==> flow/design.v <==
`timescale 1ns/1ps
`default_nettype none
module adder_1(a, b, c_in, sum, c_out);
input wire a, b, c_in;
output logic sum, c_out;
logic sum0;
logic sum1;
logic carry0;
logic carry1;
always_comb begin
  sum0 = a ^ b;
  sum = sum0 ^ c_in;
  carry0 = a & b;
  carry1 = sum0 & c_in;
  c_out = carry1 | carry0; 
end
endmodule
`timescale 1ns/1ps
`default_nettype none
module eight_input_adder(neighbors, sum);
input  wire [7:0] neighbors;
output logic [3:0] sum;
logic s1, c1, s2, c2, s3, c3, c4, s4, c5, c6;
adder_1 FA1 (.a(neighbors[0]), .b(neighbors[1]), .c_in(neighbors[2]), .sum(s1), .c_out(c1));
adder_1 FA2 (.a(neighbors[3]), .b(neighbors[4]), .c_in(neighbors[5]), .sum(s2), .c_out(c2));
adder_1 FA3 (.a(s1), .b(s2), .c_in(neighbors[6]), .sum(s3), .c_out(c3));
adder_1 HA1 (.a(s3), .b(neighbors[7]), .c_in(1'b0), .sum(sum[0]), .c_out(c4));
adder_1 FA4 (.a(c1), .b(c2), .c_in(c3), .sum(s4), .c_out(c5));
adder_1 HA2 (.a(s4), .b(c4), .c_in(1'b0), .sum(sum[1]), .c_out(c6));
adder_1 HA3 (.a(c5), .b(c6), .c_in(1'b0), .sum(sum[2]), .c_out(sum[3]));
endmodule
module equality_comparator(a, b, out);
input wire [3:0] a;
input wire [3:0] b;
output logic out;
logic [3:0] xor_out;
always_comb begin
    xor_out = a ^ b;
    out = ~xor_out[0] & ~xor_out[1] & ~xor_out[2] & ~xor_out[3];
end
endmodule
`default_nettype none
`timescale 1ns/1ps
module conway_cell(clk, rst, ena, state_0, state_d, state_q, neighbors);
input wire clk;
input wire rst;
input wire ena;
input wire state_0;
output logic state_d;
output logic state_q;
input wire [7:0] neighbors;
logic [3:0] sum;
eight_input_adder eight_input_adder_inst (.neighbors(neighbors), .sum(sum));
logic three_neighbors;
logic two_neighbors;
logic two_or_three_neighbors;
equality_comparator two_neighbors_comparator (.a(sum), .b(4'b0010), .out(two_neighbors));
equality_comparator three_neighbors_comparator (.a(sum), .b(4'b0011), .out(three_neighbors));
always_comb begin
	two_or_three_neighbors = three_neighbors | two_neighbors;
	state_d = (~ state_q & three_neighbors) | (state_q & two_or_three_neighbors);
end
always_ff @(posedge clk) begin : delay
	state_q <= rst ? state_0 : (ena ? state_d : state_q);
end 
endmodule
`default_nettype none  
module main(clk, rst, ena, state_0, cells);
parameter N = 16;  
parameter M = N + 2;  
input wire clk;
input wire rst;
input wire ena;
input wire [N*N-1:0] state_0;
output logic [N*N-1:0] cells;
wire [M*M-1:0] bordered_cells_q;  
wire [M*M-1:0] bordered_cells_d;
logic [M*M-1:0] bordered_cells_0;  
function int cell_index(int i, int j);
  cell_index = M*j + i;
endfunction
generate
  genvar i;
  genvar j;
  for (i = 0; i < M; i = i + 1) begin : cells_x
    for (j = 0; j < M; j = j + 1) begin : cells_y
      if ( (i > 0) && (i < (M-1)) && (j > 0) && (j < (M-1)) ) begin
        assign bordered_cells_0[cell_index(i, j)] = state_0[N*(j-1) + (i-1)];
        conway_cell CELL(
          .clk(clk), .rst(rst), .ena(ena),
          .neighbors({
            bordered_cells_q[cell_index(i-1, j-1)],
            bordered_cells_q[cell_index(i-1, j  )],
            bordered_cells_q[cell_index(i-1, j+1)],
            bordered_cells_q[cell_index(i  , j+1)],
            bordered_cells_q[cell_index(i+1, j+1)],
            bordered_cells_q[cell_index(i+1, j  )],
            bordered_cells_q[cell_index(i+1, j-1)],
            bordered_cells_q[cell_index(i  , j-1)]
          }),
          .state_0(bordered_cells_0[cell_index(i, j)]),
          .state_d(bordered_cells_d[cell_index(i, j)]),
          .state_q(bordered_cells_q[cell_index(i, j)])
        );
      end else begin  
        assign bordered_cells_0[cell_index(i,j)] = 1'b0;
        assign bordered_cells_q[cell_index(i,j)] = bordered_cells_0[cell_index(i,j)];
        assign bordered_cells_d[cell_index(i,j)] = 0;
      end
    end
  end
  for (i = 0; i < N; i = i + 1) begin : unborder
    always_comb begin
        cells[N*(i+1)-1:N*i] = bordered_cells_q[M*(i+2)-2:M*(i+1)+1];
    end
  end
endgenerate
endmodule
`default_nettype wire  
### Reports on main

What the tools print for main, step after step.
Line numbers count from 1 in the design file above.
Operators: Yosys type, input widths -> output width; for muxes data width and select width s.
Not given: --

| set-up | value |
|---|---|
| top module | main |
| clock port | clk |
| library | sky130hd |
| corner | tt_025C_1v80 |

### Elaborated design

Yosys after proc, flatten, opt, wreduce and memory -nomap, before mapping. Memory bits, and registers merged into a memory's read port (data or address), are not among the register bits. Print and check cells are not counted. Equal cells are merged and count once.

| storage and ports | value |
|---|---|
| elaborated cells | 10,475 |
| input port bits | 259 |
| flip-flop bits (word level) | 256 |
| output and inout port bits | 256 |

| cells by class | value |
|---|---|
| bitwise logic cells | 9,706 |
| mux-type cells | 512 |
| reduce/logical cells | 1 |

Operator list:

| kind | count |
|---|---|
| $and 1x1->1 | 4,274 |
| $xor 1x1->1 | 2,292 |
| $not 1->1 | 1,503 |
| $or 1x1->1 | 1,381 |
| $not 2->2 | 256 |
| $mux 1 | 512 |
| $reduce_bool 2->1 | 1 |

### Depth

Depth = most cells in a row (Yosys ltp): at word level without a register or memory, in the mapped netlist without a sequential cell, where the memories' decode and read muxes count.

| logic depth | value |
|---|---|
| depth in word-level cells | 17 |
| ABC_AREA | 0 |
| gate-level depth with buffers | 9 |

### Mapped cells and area

Source: synth_stat.txt of the flow (Yosys; design flattened, memories mapped). It holds for the ABC_AREA given above (unset counts as 0); a run with the other value may have another netlist.
Totals and module areas in this step are rounded.

| mapped netlist | value |
|---|---|
| synthesis area | 49,900 µm² |
| sequential part of the area | 7,690 µm² |
| flip-flop cells | 256 |
| standard cells after synthesis | 4,978 |

Cells by type:

| cell | count | area in all (µm²) |
|---|---|---|
| sky130_fd_sc_hd__fa_1 | 900 | 1.8E+04 |
| sky130_fd_sc_hd__ha_1 | 779 | 9.75E+03 |
| sky130_fd_sc_hd__edfxtp_1 | 256 | 7.69E+03 |
| sky130_fd_sc_hd__inv_1 | 1,738 | 6.52E+03 |
| sky130_fd_sc_hd__or4b_1 | 220 | 2.2E+03 |
| sky130_fd_sc_hd__buf_4 | 259 | 1.94E+03 |
| sky130_fd_sc_hd__o21ai_1 | 221 | 1.11E+03 |
| sky130_fd_sc_hd__nor2_1 | 251 | 942.154 |
| sky130_fd_sc_hd__nand2_1 | 248 | 930.893 |
| sky130_fd_sc_hd__o41ai_1 | 23 | 201.443 |
| sky130_fd_sc_hd__buf_6 | 17 | 191.434 |
| sky130_fd_sc_hd__buf_2 | 29 | 145.139 |
| sky130_fd_sc_hd__or4b_4 | 4 | 55.053 |
| sky130_fd_sc_hd__a32o_1 | 5 | 50.048 |
| sky130_fd_sc_hd__o21ai_2 | 4 | 35.034 |
| sky130_fd_sc_hd__nand2b_1 | 5 | 31.28 |
| sky130_fd_sc_hd__a22o_1 | 3 | 26.275 |
| sky130_fd_sc_hd__clkbuf_1 | 7 | 26.275 |

Other cell types: 4; their cells: 9.
By module: a second synthesis without flattening, with its own total; a netlist apart from the flattened one above.

| second synthesis, totals | value |
|---|---|
| cell total of the unflattened synthesis | 6,145 |
| area total of the unflattened synthesis | 77,200 µm² |

Rows give one instance, submodules left out.

Modules:

| module | area (µm²) | cells | times used |
|---|---|---|---|
| adder_1 | 20.0 | 1 | 1,792 |
| equality_comparator | 47.5 | 5 | 512 |
| conway_cell | 62.6 | 6 | 256 |
| eight_input_adder | 3.8 | 1 | 256 |
| main | 3.8 | 1 | 1 |

### Path before layout

Path of least setup slack by OpenSTA after synthesis, without wires, with an ideal clock, recovery checks aside; 20% of the period is set as input and as output delay. Where synthesis merged equal registers, the netlist keeps one of their names.

| path after synthesis | value |
|---|---|
| path kind | input to register |
| start | input rst |
| end | register cells_x[10].cells_y[10].genblk1.CELL.state_q |
| input delay | 1.000 ns |
| clock period | 5.0 ns |
| stages on the path | 4 |
| buffers on the path | 3 |
| delay of the path | 4.062 ns |
| time at the first pin | 1.000 ns |
| setup time | 0.511 ns |
| slack | -0.062 ns |
| arrival | 4.551 ns |
| period reached after synthesis | 5.062 ns |

"delay of the path" = arrival - input delay + setup time.
"stages on the path" counts driving pins, that of a launching flip-flop among them; a cell with two outputs on the path counts twice.
"period reached after synthesis" is the clock period less the worst setup slack; recovery checks do not enter. This is arithmetic on one report: input and output delays are still those of the set period (20% each).
Between the ends stands the longest chain of elaborated cells between them, by number of cells; it is not shown to be the way that was timed. Of several equally long chains one is given.
A line is the first line of the expression or statement that the cell stems from. Yosys adds cells for indexed reads and writes and turns some case tables into memories.
The path ends at the enable pin of a flip-flop; only ways to that pin are counted.

| on the way, after synthesis | value |
|---|---|
| path through | sky130_fd_sc_hd__buf_6 sky130_fd_sc_hd__buf_4 sky130_fd_sc_hd__buf_2 sky130_fd_sc_hd__or2_2 |
| length of the longest elaborated chain | 1 |
| elaborated cells on any way between the ends | 1 |
| those cells by class | reduce/logical (1) |

RTL lines, path after synthesis:

| what | RTL line | RTL |
|---|---|---|
| start, declared | 72 | `input wire rst;` |
| $reduce_bool 2->1 | -- |  |
| end, assigned | 64 | `state_q <= rst ? state_0 : (ena ? state_d : state_q);` |
| end, declared | 50 | `output logic state_q;` |

### Worst path after layout

Path of least setup slack in the final report of run 1 (OpenROAD, finished layout, wires in). Where an end is a register, its clock arrival counts in the times.

| path post-layout | value |
|---|---|
| path kind | register to register |
| start | register cells_x[8].cells_y[11].genblk1.CELL.state_q |
| end | register cells_x[7].cells_y[11].genblk1.CELL.state_q |
| time at the first pin | 0.64 ns |
| stages on the path | 10 |
| buffers on the path | 0 |
| clock period | 5.83 ns |
| setup time | 0.14 ns |
| slack | 1.95 ns |
| arrival | 4.38 ns |

Between the ends stands the longest chain of elaborated cells between them, by number of cells; it is not shown to be the way that was timed. Of several equally long chains one is given.

| on the way, post-layout | value |
|---|---|
| path through | sky130_fd_sc_hd__edfxtp_1 sky130_fd_sc_hd__inv_1 sky130_fd_sc_hd__fa_1 sky130_fd_sc_hd__fa_1 sky130_fd_sc_hd__fa_1 sky130_fd_sc_hd__inv_1 sky130_fd_sc_hd__ha_1 sky130_fd_sc_hd__ha_1 sky130_fd_sc_hd__or4b_1 sky130_fd_sc_hd__o21ai_1 |
| length of the longest elaborated chain | 16 |
| elaborated cells on any way between the ends | 37 |
| those cells by class | mux (2); logic (35) |

RTL lines, path post-layout:

| what | RTL line | RTL |
|---|---|---|
| start, declared | 50 | `output logic state_q;` |
| start, assigned | 64 | `state_q <= rst ? state_0 : (ena ? state_d : state_q);` |
| $xor 1x1->1 | 12 | `sum = sum0 ^ c_in;` |
| $xor 1x1->1 | 11 | `sum0 = a ^ b;` |
| $and 1x1->1 | 14 | `carry1 = sum0 & c_in;` |
| $or 1x1->1 | 15 | `c_out = carry1 \| carry0;` |
| $xor 1x1->1 | 12 |  |
| $xor 1x1->1 | 11 |  |
| $not 2->2 | -- |  |
| $not 1->1 | 39 | `out = ~xor_out[0] & ~xor_out[1] & ~xor_out[2] & ~xor_out[3];` |
| $and 1x1->1 (3 in a row) | 39 |  |
| $or 1x1->1 | 60 | `two_or_three_neighbors = three_neighbors \| two_neighbors;` |
| $and 1x1->1 | 61 | `state_d = (~ state_q & three_neighbors) \| (state_q & two_or_three_neighbors);` |
| $or 1x1->1 | 61 |  |
| $mux 1 (2 in a row) | 64 |  |
| end, assigned | 64 |  |
| end, declared | 50 |  |

Module main, platform sky130hd: 2 stored runs of the flow (Yosys, OpenROAD) with differing settings, in no particular order. Input and output delays are each 20% of the period that was set; the output load is 0.01 pF.
"achieved period" means the clock period less the worst setup slack. The figure is calculated, with input and output delays left at 20% of the set period.
"worst path time" = time allowed to the worst setup path (clock period - input delay - output delay, where it has them) - its slack; a late launch clock adds to it, a late capture clock takes from it.
Results are given in rounded form.

## Run 1

==> flow/run.sh <==
#!/bin/bash
# the make line also repeats the synthesis and layout settings of config.mk as NAME=value (left out here)
make -C /OpenROAD-flow-scripts/flow DESIGN_CONFIG=/design/flow/config.mk WORK_HOME=/design/flow/orfs CLKGATE_MAP_FILE= finish
==> flow/config.mk <==
export PLATFORM = sky130hd
export DESIGN_NAME = main
export DESIGN_NICKNAME = main
export VERILOG_FILES = /design/flow/design.v
export SDC_FILE = /design/flow/constraint.sdc
export NUM_CORES = 4
export LEC_CHECK = 0
export CAP_MARGIN = 25
export CORE_ASPECT_RATIO = 0.73
export CORE_MARGIN = 4
export CORE_UTILIZATION = 30
export CTS_CLUSTER_SIZE = 54
export GPL_ROUTABILITY_DRIVEN = 0
export MAX_ROUTING_LAYER = met4
export MIN_ROUTING_LAYER = met2
export PLACE_DENSITY = 0.6
export SETUP_SLACK_MARGIN = 0.26
export SLEW_MARGIN = 20
export TNS_END_PERCENT = 25
==> flow/constraint.sdc <==
create_clock -name core_clock -period 5.83 [get_ports {clk}]
set_input_delay 1.1660 -clock core_clock [delete_from_list [all_inputs] [get_ports {clk}]]
set_output_delay 1.1660 -clock core_clock [all_outputs]
set_load 0.01 [all_outputs]

| result of run 1 | value |
|---|---|
| area of the die | 173,000 µm² |
| achieved period | 3.883 ns |
| standard-cell area after layout | 57,300 µm² |
| smallest setup slack | 1.95 ns |
| post-synthesis cell area | 49,900 µm² |
| setup TNS | 0.000 ns |
| smallest hold slack | 0.732 ns |
| utilization of the finished layout | 0.348 |
| worst path time | 3.88 ns |
| worst setup path kind | register to register |

## Run 2

==> flow/run.sh <==
#!/bin/bash
# the make line also repeats the synthesis and layout settings of config.mk as NAME=value (left out here)
make -C /OpenROAD-flow-scripts/flow DESIGN_CONFIG=/design/flow/config.mk WORK_HOME=/design/flow/orfs CLKGATE_MAP_FILE= finish
==> flow/config.mk <==
export PLATFORM = sky130hd
export DESIGN_NAME = main
export DESIGN_NICKNAME = main
export VERILOG_FILES = /design/flow/design.v
export SDC_FILE = /design/flow/constraint.sdc
export NUM_CORES = 4
export LEC_CHECK = 0
export ABC_AREA = 1
export CAP_MARGIN = 30
export CELL_PAD_IN_SITES_GLOBAL_PLACEMENT = 1
export CORE_MARGIN = 10
export CORE_UTILIZATION = 57
export CTS_CLUSTER_DIAMETER = 260
export CTS_CLUSTER_SIZE = 34
export HOLD_SLACK_MARGIN = 0.12
export MAX_ROUTING_LAYER = met4
export MIN_ROUTING_LAYER = met1
export PLACE_DENSITY_LB_ADDON = 0.05
export SETUP_SLACK_MARGIN = 0.01
export SLEW_MARGIN = 20
==> flow/constraint.sdc <==
create_clock -name core_clock -period 2.23 [get_ports {clk}]
set_input_delay 0.4460 -clock core_clock [delete_from_list [all_inputs] [get_ports {clk}]]
set_output_delay 0.4460 -clock core_clock [all_outputs]
set_load 0.01 [all_outputs]

| result of run 2 | value |
|---|---|
| area of the die | 104,000 µm² |
| achieved period | 3.049 ns |
| standard-cell area after layout | 69,400 µm² |
| smallest setup slack | -0.819 ns |
| post-synthesis cell area | 52,100 µm² |
| setup TNS | -166 ns |
| smallest hold slack | 0.504 ns |
| utilization of the finished layout | 0.768 |
| worst path time | 3.05 ns |
| worst setup path kind | register to register |
